==> flow/design.v <==
`timescale 1ns / 1ps
module gain_core #(
    parameter integer DWIDTH = 16,  
    parameter integer GWIDTH = 16,  
    parameter integer FBITS  = 12   
)(
    input  wire                     clk,
    input  wire                     rst_n,      
    input  wire                     ce,         
    input  wire                     en,         
    input  wire signed [DWIDTH-1:0] data_i,     
    input  wire signed [GWIDTH-1:0] data_gain,  
    output reg  signed [DWIDTH-1:0] data_o      
);
    wire signed [DWIDTH+GWIDTH-1:0] mult_raw;
    wire signed [DWIDTH+GWIDTH-1:0] mult_rounded;
    wire signed [DWIDTH+GWIDTH-1-FBITS:0] mult_scaled;
    localparam signed [DWIDTH-1:0] MAX_VAL = {1'b0, {(DWIDTH-1){1'b1}}};  
    localparam signed [DWIDTH-1:0] MIN_VAL = {1'b1, {(DWIDTH-1){1'b0}}};  
    assign mult_raw = data_i * data_gain;
    assign mult_rounded = mult_raw + (1 << (FBITS-1));
    assign mult_scaled = mult_rounded >>> FBITS;
    always @(posedge clk) begin
        if (!rst_n) begin
            data_o <= 0;
        end else if (ce) begin
            if (!en) begin
                data_o <= data_i;
            end else begin
                if (mult_scaled > MAX_VAL) begin
                    data_o <= MAX_VAL;
                end else if (mult_scaled < MIN_VAL) begin
                    data_o <= MIN_VAL;
                end else begin
                    data_o <= mult_scaled[DWIDTH-1:0];
                end
            end
        end
    end
endmodule
`timescale 1ns / 1ps
module axis_gain_wrapper #(
    parameter integer C_S_AXI_DATA_WIDTH = 32,
    parameter integer C_S_AXI_ADDR_WIDTH = 4,
    parameter integer AUDIO_WIDTH        = 16,
    parameter integer GAIN_FBITS         = 12
)(
    input  wire aclk,
    input  wire aresetn,
    input  wire [31:0] s_axis_tdata,
    input  wire        s_axis_tlast,
    input  wire        s_axis_tvalid,
    output wire        s_axis_tready,
    output wire [31:0] m_axis_tdata,
    output wire        m_axis_tlast,
    output wire        m_axis_tvalid,
    input  wire        m_axis_tready,
    input  wire [C_S_AXI_ADDR_WIDTH-1:0] s_axi_awaddr,
    input  wire                          s_axi_awvalid,
    output reg                           s_axi_awready,
    input  wire [C_S_AXI_DATA_WIDTH-1:0] s_axi_wdata,
    input  wire [3:0]                    s_axi_wstrb,
    input  wire                          s_axi_wvalid,
    output reg                           s_axi_wready,
    output reg  [1:0]                    s_axi_bresp,
    output reg                           s_axi_bvalid,
    input  wire                          s_axi_bready,
    input  wire [C_S_AXI_ADDR_WIDTH-1:0] s_axi_araddr,
    input  wire                          s_axi_arvalid,
    output reg                           s_axi_arready,
    output reg  [C_S_AXI_DATA_WIDTH-1:0] s_axi_rdata,
    output reg  [1:0]                    s_axi_rresp,
    output reg                           s_axi_rvalid,
    input  wire                          s_axi_rready
);
    reg [31:0] reg_control;
    reg [31:0] reg_gain_l;
    reg [31:0] reg_gain_r;
    wire [1:0] addr_w = s_axi_awaddr[3:2];
    wire [1:0] addr_r = s_axi_araddr[3:2];
    always @(posedge aclk) begin
        if (!aresetn) begin
            s_axi_awready <= 1'b0;
            s_axi_wready  <= 1'b0;
            s_axi_bvalid  <= 1'b0;
            s_axi_bresp   <= 2'b00;
            reg_control <= 32'b0;
            reg_gain_l  <= 32'h0000_1000;  
            reg_gain_r  <= 32'h0000_1000;
        end else begin
            if (!s_axi_awready && s_axi_awvalid && s_axi_wvalid) begin
                s_axi_awready <= 1'b1;
                s_axi_wready  <= 1'b1;
                case (addr_w)
                    2'h0: reg_control <= s_axi_wdata;
                    2'h1: reg_gain_l  <= s_axi_wdata;
                    2'h2: reg_gain_r  <= s_axi_wdata;
                    default: ;
                endcase
            end else begin
                s_axi_awready <= 1'b0;
                s_axi_wready  <= 1'b0;
            end
            if (s_axi_awready && !s_axi_bvalid) begin
                s_axi_bvalid <= 1'b1;
                s_axi_bresp  <= 2'b00;
            end else if (s_axi_bready) begin
                s_axi_bvalid <= 1'b0;
            end
        end
    end
    always @(posedge aclk) begin
        if (!aresetn) begin
            s_axi_arready <= 1'b0;
            s_axi_rvalid  <= 1'b0;
            s_axi_rdata   <= 32'b0;
            s_axi_rresp   <= 2'b00;
        end else begin
            if (!s_axi_arready && s_axi_arvalid) begin
                s_axi_arready <= 1'b1;
                s_axi_rvalid  <= 1'b1;
                case (addr_r)
                    2'h0: s_axi_rdata <= reg_control;
                    2'h1: s_axi_rdata <= reg_gain_l;
                    2'h2: s_axi_rdata <= reg_gain_r;
                    default: s_axi_rdata <= 32'b0;
                endcase
            end else begin
                s_axi_arready <= 1'b0;
                if (s_axi_rvalid && s_axi_rready)
                    s_axi_rvalid <= 1'b0;
            end
        end
    end
    reg valid_d;
    reg last_d;
    wire stream_ready = m_axis_tready || !valid_d;
    assign s_axis_tready = stream_ready;
    assign m_axis_tvalid = valid_d;
    assign m_axis_tlast  = last_d;
    wire core_ce     = stream_ready;
    wire gain_enable = reg_control[0];
    gain_core #(
        .DWIDTH(AUDIO_WIDTH),
        .GWIDTH(16),
        .FBITS (GAIN_FBITS)
    ) u_gain_l (
        .clk       (aclk),
        .rst_n     (aresetn),
        .ce        (core_ce),
        .en        (gain_enable),
        .data_i    (s_axis_tdata[15:0]),
        .data_gain (reg_gain_l[15:0]),
        .data_o    (m_axis_tdata[15:0])
    );
    gain_core #(
        .DWIDTH(AUDIO_WIDTH),
        .GWIDTH(16),
        .FBITS (GAIN_FBITS)
    ) u_gain_r (
        .clk       (aclk),
        .rst_n     (aresetn),
        .ce        (core_ce),
        .en        (gain_enable),
        .data_i    (s_axis_tdata[31:16]),
        .data_gain (reg_gain_r[15:0]),
        .data_o    (m_axis_tdata[31:16])
    );
    always @(posedge aclk) begin
        if (!aresetn) begin
            valid_d <= 1'b0;
            last_d  <= 1'b0;
        end else if (stream_ready) begin
            valid_d <= s_axis_tvalid;
            last_d  <= s_axis_tlast;
        end
    end
endmodule
# --- Tool chain data of axis_gain_wrapper ---
# Tool output for the design above before and after an edit, in the order of the flow.
# Lines under "before" count in the file above, lines under "after" in the edited file.
# "delta" is "after" less "before", of the values as shown.
# Cell names lack the library's common part.
setup:
  top: "axis_gain_wrapper"
  clock_port: "aclk"
  cell_library: "sky130hd"
  pvt_corner: "tt_025C_1v80"

# --- Edit of the RTL ---
# The edit as a unified diff against the file above.
# This change comes from a script, not from a designer. The edited design behaves differently; no optimisation was intended.
# begin of diff
@@ -24,5 +24,5 @@
         if (!rst_n) begin
             data_o <= 0;
-        end else if (ce) begin
+        end else begin
             if (!en) begin
                 data_o <= data_i;
# end of diff

# --- Word level ---
# Counts by Yosys on the flattened word-level netlist (proc, flatten, opt, wreduce; memories kept). Register bits leave out memories and registers merged into their read ports (data or address). Print and check cells are left out. Cells with the same type and inputs are merged into one.
classes:
  columns: ["item", "before", "after", "delta"]
  rows:
  - ["n_mux", 13, 13, 0]
  - ["n_addsub", 2, 2, 0]
  - ["n_mul", 2, 2, 0]
  - ["n_eq", 4, 4, 0]
  - ["n_cmp", 4, 4, 0]
  - ["n_reduce_logical", 17, 17, 0]
# Unchanged operator kinds not shown: 15.
bits:
  columns: ["item", "before", "after", "delta"]
  rows:
  - ["regBits", 166, 166, 0]
  - ["input_bits", 86, 86, 0]
  - ["elab_cells", 54, 54, 0]
  - ["out_inout_bits", 76, 76, 0]

# --- Depth ---
# Yosys ltp: most cells in a row. Word level: on the elaborated netlist, between registers, memories and ports. Mapped: between sequential cells and ports; inverters and the memories' decode and read muxes count.
depth:
  columns: ["item", "before", "after", "delta"]
  rows:
  - ["word_depth", 6, 6, 0]
  - ["ABC_AREA", "0", "0", null]
  - ["depth_mapped", 27, 27, 0]

# --- After synthesis ---
# Yosys stat after the flow's synthesis: flattened, memories mapped to cells. It holds for the ABC_AREA given above (unset counts as 0); a run with the other value may have another netlist.
synth_totals:
  columns: ["item", "before", "after", "delta"]
  rows:
  - ["mapped_cells", 3002, 2894, -108]
  - ["mapped_area_um2", 26113.8, 25572.0, -541.8]
  - ["buffers", 166, 152, -14]
  - ["seqArea_um2", 3323.2, 3323.2, 0.0]
  - ["ffs", 166, 166, 0]
by_type:
  columns: ["type", "before", "after", "delta"]
  rows:
  - ["nand2_1", 490, 450, -40]
  - ["o21ai_0", 52, 34, -18]
  - ["o21ai_1", 21, 3, -18]
  - ["o21a_1", 17, 1, -16]
  - ["a21oi_1", 188, 174, -14]
  - ["and2_1", 237, 250, 13]
  - ["clkbuf_1", 149, 138, -11]
  - ["o22ai_1", 3, 13, 10]
  - ["o221a_1", 0, 10, 10]
  - ["and3_1", 1, 9, 8]
  - ["a31oi_1", 9, 2, -7]
  - ["nand2b_1", 14, 20, 6]
  - ["nor2_1", 118, 113, -5]
  - ["a211oi_1", 39, 34, -5]
  - ["xor2_1", 19, 14, -5]
  - ["nand4_1", 14, 9, -5]
  - ["or2_2", 7, 2, -5]
  - ["o211ai_1", 6, 1, -5]
# Unchanged cell types not shown: 14.
# The list need not be complete.
# By module: a second synthesis without flattening, with its own total; a netlist apart from the flattened one above.
hier_totals:
  columns: ["item", "before", "after", "delta"]
  rows:
  - ["cells_unflattened", 2946, 2868, -78]
  - ["hier_area_um2", 27203.6, 26595.5, -608.1]
# Rows give one instance, submodules left out.
modules_before:
  columns: ["module", "mod_area_um2", "seq_area_um2", "n_inst", "cells"]
  rows:
  - ["gain_core", 10734.0, 320.3, 2, 1192]
  - ["axis_gain_wrapper", 5735.5, 2682.6, 1, 562]
modules_after:
  columns: ["module", "mod_area_um2", "seq_area_um2", "n_inst", "cells"]
  rows:
  - ["gain_core", 10430.0, 320.3, 2, 1153]
  - ["axis_gain_wrapper", 5735.5, 2682.6, 1, 562]

# --- Timing after synthesis ---
# Path of least setup slack by OpenSTA after synthesis, without wires, with an ideal clock, recovery checks aside; 20% of the period is set as input and as output delay. Where synthesis merged equal registers, the netlist keeps one of their names.
synth_timing:
  columns: ["item", "before", "after", "delta"]
  rows:
  - ["path_type", "input -> register", "input -> register", null]
  - ["start", "input s_axis_tdata[15]", "input s_axis_tdata[31]", null]
  - ["end", "register u_gain_l.data_o[2]", "register u_gain_r.data_o[11]", null]
  - ["t_first_pin_ps", 1600, 1600, 0]
  - ["arrival_ps", 7867, 7889, 22]
  - ["path_buffers", 3, 3, 0]
  - ["stages", 26, 23, -3]
  - ["path_delay_ps", 6390, 6364, -26]
  - ["setup_slack_ps", 11, 36, 25]
  - ["required_time_ps", 7877, 7925, 48]
  - ["in_delay_ps", 1600, 1600, 0]
  - ["tclk_ps", 8000, 8000, 0]
  - ["period_less_setup_slack_ps", 7989, 7964, -25]
# "path_delay_ps" is the arrival time less input delay plus setup time.
# "stages": output pins that drive a net of the path, with the launching flip-flop's if there is one; two outputs of one cell count as two.
# "period_less_setup_slack_ps" is the clock period less the worst setup slack; recovery checks do not enter. This is arithmetic on one report: input and output delays are still those of the set period (20% each).
# Between the ends stands the longest chain of elaborated cells between them, by number of cells; it is not shown to be the way that was timed. Of several equally long chains one is given.
# Each line given opens the expression or statement behind the cell; cells for indexed reads and writes are added by Yosys, which also makes memories of some case tables.
# A register here has more assigning lines than the two given.
synth_via_before:
  path_cell_list: "clkbuf_1 -> clkbuf_1 -> nand2_1 -> fa_1 -> inv_1 -> fa_1 -> inv_1 -> fa_1 -> inv_1 -> fa_1 -> inv_1 -> fa_1 -> inv_1 -> fa_1 -> ha_1 -> nand4_1 -> or2_2 -> nor2_1 -> o211ai_1 -> nand2_1 -> nor2_1 -> xnor2_1 -> o31ai_1 -> buf_2 -> o21a_1 -> o21ai_0"
  elab_chain_len: 6
  cone_cells: 7
  lines_between: 5
  classes_between: "1 x add/sub; 1 x mul; 2 x compare; 3 x mux"
synth_lines_before:
  columns: ["item", "line", "source"]
  rows:
  - ["from (decl)", 50, "input  wire [31:0] s_axis_tdata,"]
  - ["multiplier 16 x 16 -> 32 bit", 20, "assign mult_raw = data_i * data_gain;"]
  - ["adder 32 x 13 -> 32 bit", 21, "assign mult_rounded = mult_raw + (1 << (FBITS-1));"]
  - ["less-than comparator 20 x 16 -> 1 bit", 32, "end else if (mult_scaled < MIN_VAL) begin"]
  - ["two-way mux 16 bit", 32, null]
  - ["two-way mux 16 bit", 30, "if (mult_scaled > MAX_VAL) begin"]
  - ["two-way mux 16 bit", 27, "if (!en) begin"]
  - ["to (assign)", 28, "data_o <= data_i;"]
  - ["to (assign)", 35, "data_o <= mult_scaled[DWIDTH-1:0];"]
  - ["to (decl)", 13, "output reg  signed [DWIDTH-1:0] data_o"]
synth_via_after:
  path_cell_list: "clkbuf_1 -> clkbuf_1 -> nand2_1 -> inv_1 -> fa_1 -> fa_1 -> inv_1 -> fa_1 -> fa_1 -> fa_1 -> fa_1 -> inv_1 -> ha_1 -> nand4_1 -> or2_2 -> o22ai_1 -> a21oi_1 -> a31o_2 -> o21ba_2 -> xor2_1 -> a22o_1 -> buf_2 -> o22ai_1"
  elab_chain_len: 6
  cone_cells: 7
  lines_between: 5
  classes_between: "1 x add/sub; 1 x mul; 2 x compare; 3 x mux"
synth_lines_after:
  columns: ["item", "line", "source"]
  rows:
  - ["from (decl)", 50, "input  wire [31:0] s_axis_tdata,"]
  - ["multiplier 16 x 16 -> 32 bit", 20, "assign mult_raw = data_i * data_gain;"]
  - ["adder 32 x 13 -> 32 bit", 21, "assign mult_rounded = mult_raw + (1 << (FBITS-1));"]
  - ["less-than comparator 20 x 16 -> 1 bit", 32, "end else if (mult_scaled < MIN_VAL) begin"]
  - ["two-way mux 16 bit", 32, null]
  - ["two-way mux 16 bit", 30, "if (mult_scaled > MAX_VAL) begin"]
  - ["two-way mux 16 bit", 27, "if (!en) begin"]
  - ["to (assign)", 28, "data_o <= data_i;"]
  - ["to (assign)", 35, "data_o <= mult_scaled[DWIDTH-1:0];"]
  - ["to (decl)", 13, "output reg  signed [DWIDTH-1:0] data_o"]

# --- Worst path after layout ---
# Path of least setup slack in the final report of each run of pair 1 (OpenROAD, finished layout, wires in). Where an end is a register, its clock arrival counts in the times.
# The report prints the path's times to 10 ps; the period is as set.
layout_timing:
  columns: ["item", "before", "after", "delta"]
  rows:
  - ["path_type", "input -> register", "input -> register", null]
  - ["start", "input s_axis_tdata[5]", "input s_axis_tdata[11]", null]
  - ["end", "register u_gain_l.data_o[1]", "register u_gain_l.data_o[5]", null]
  - ["tclk_ps", 7820, 7820, 0]
  - ["path_buffers", 5, 6, 1]
  - ["required_time_ps", 8200, 8170, -30]
  - ["stages", 25, 26, 1]
  - ["setup_slack_ps", 150, 150, 0]
  - ["arrival_ps", 8050, 8020, -30]
  - ["t_first_pin_ps", 1560, 1560, 0]
  - ["in_delay_ps", 1560, 1560, 0]
# Between the ends stands the longest chain of elaborated cells between them, by number of cells; it is not shown to be the way that was timed. Of several equally long chains one is given.
# A register here has more assigning lines than the two given.
layout_via_before:
  path_cell_list: "clkdlybuf4s50_1 -> buf_12 -> buf_4 -> buf_4 -> and2_1 -> fa_1 -> fa_1 -> ha_2 -> fa_1 -> inv_1 -> fa_1 -> fa_1 -> inv_1 -> ha_1 -> a211o_1 -> a211oi_2 -> o31ai_2 -> a211oi_2 -> o21ai_1 -> xnor2_1 -> nand3_1 -> o31ai_4 -> buf_6 -> o21a_1 -> o21ai_0"
  elab_chain_len: 6
  cone_cells: 7
  lines_between: 5
  classes_between: "1 x add/sub; 1 x mul; 2 x compare; 3 x mux"
layout_lines_before:
  columns: ["item", "line", "source"]
  rows:
  - ["from (decl)", 50, "input  wire [31:0] s_axis_tdata,"]
  - ["multiplier 16 x 16 -> 32 bit", 20, "assign mult_raw = data_i * data_gain;"]
  - ["adder 32 x 13 -> 32 bit", 21, "assign mult_rounded = mult_raw + (1 << (FBITS-1));"]
  - ["less-than comparator 20 x 16 -> 1 bit", 32, "end else if (mult_scaled < MIN_VAL) begin"]
  - ["two-way mux 16 bit", 32, null]
  - ["two-way mux 16 bit", 30, "if (mult_scaled > MAX_VAL) begin"]
  - ["two-way mux 16 bit", 27, "if (!en) begin"]
  - ["to (assign)", 28, "data_o <= data_i;"]
  - ["to (assign)", 35, "data_o <= mult_scaled[DWIDTH-1:0];"]
  - ["to (decl)", 13, "output reg  signed [DWIDTH-1:0] data_o"]
layout_via_after:
  path_cell_list: "clkdlybuf4s50_1 -> buf_6 -> buf_4 -> buf_4 -> nand2_1 -> fa_1 -> inv_1 -> fa_1 -> fa_1 -> fa_1 -> fa_1 -> inv_1 -> fa_1 -> inv_1 -> ha_4 -> buf_6 -> and3_4 -> nand3_4 -> or3_4 -> a21o_1 -> nand3_1 -> nand4b_1 -> buf_4 -> a211o_4 -> and2_1 -> o221a_1"
  elab_chain_len: 6
  cone_cells: 7
  lines_between: 5
  classes_between: "1 x add/sub; 1 x mul; 2 x compare; 3 x mux"
layout_lines_after:
  columns: ["item", "line", "source"]
  rows:
  - ["from (decl)", 50, "input  wire [31:0] s_axis_tdata,"]
  - ["multiplier 16 x 16 -> 32 bit", 20, "assign mult_raw = data_i * data_gain;"]
  - ["adder 32 x 13 -> 32 bit", 21, "assign mult_rounded = mult_raw + (1 << (FBITS-1));"]
  - ["less-than comparator 20 x 16 -> 1 bit", 32, "end else if (mult_scaled < MIN_VAL) begin"]
  - ["two-way mux 16 bit", 32, null]
  - ["two-way mux 16 bit", 30, "if (mult_scaled > MAX_VAL) begin"]
  - ["two-way mux 16 bit", 27, "if (!en) begin"]
  - ["to (assign)", 28, "data_o <= data_i;"]
  - ["to (assign)", 35, "data_o <= mult_scaled[DWIDTH-1:0];"]
  - ["to (decl)", 13, "output reg  signed [DWIDTH-1:0] data_o"]

# --- Layout results ---
# Runs of the flow (Yosys, OpenROAD) on both versions; the two runs of a pair have the same settings. The constraints put input and output delay at 20% of the set period each and load the outputs with 0.01 pF.
settings_pair_1:
  period_ns: 7.82
  CAP_MARGIN: 20
  CORE_MARGIN: 2
  CORE_UTILIZATION: 40
  SLEW_MARGIN: 20
measured_pair_1:
  columns: ["item", "before", "after", "delta"]
  rows:
  - ["setup_worst_slack_ps", 146, 148, 2]
  - ["die_footprint_um2", 67345.4, 65969.4, -1376.0]
  - ["holdWs_ps", 446, 456, 10]
  - ["period_reached_ps", 7674, 7672, -2]
  - ["final_stdcell_area_um2", 31368.8, 30879.6, -489.2]
  - ["setup_tns_ps", 0, 0, 0]
  - ["yosys.chip_area_um2", 26113.8, 25572.0, -541.8]
settings_pair_2:
  CAP_MARGIN: 30
  CORE_UTILIZATION: 46
  CTS_CLUSTER_DIAMETER: 167
  SETUP_SLACK_MARGIN: -0.73
  TNS_END_PERCENT: 95
  period_ns: 12.2
  CORE_MARGIN: 2
  SLEW_MARGIN: 20
measured_pair_2:
  columns: ["item", "before", "after", "delta"]
  rows:
  - ["setup_worst_slack_ps", 2351, 2632, 281]
  - ["die_footprint_um2", 58689.9, 57494.4, -1195.5]
  - ["holdWs_ps", 448, 455, 7]
  - ["period_reached_ps", 9849, 9568, -281]
  - ["final_stdcell_area_um2", 28790.1, 28198.3, -591.8]
  - ["setup_tns_ps", 0, 0, 0]
  - ["yosys.chip_area_um2", 26113.8, 25572.0, -541.8]
# "period_reached_ps" is the run's clock period less its worst setup slack. It is reckoned from that one timing run; input and output delays stay at 20% of the period that was set.
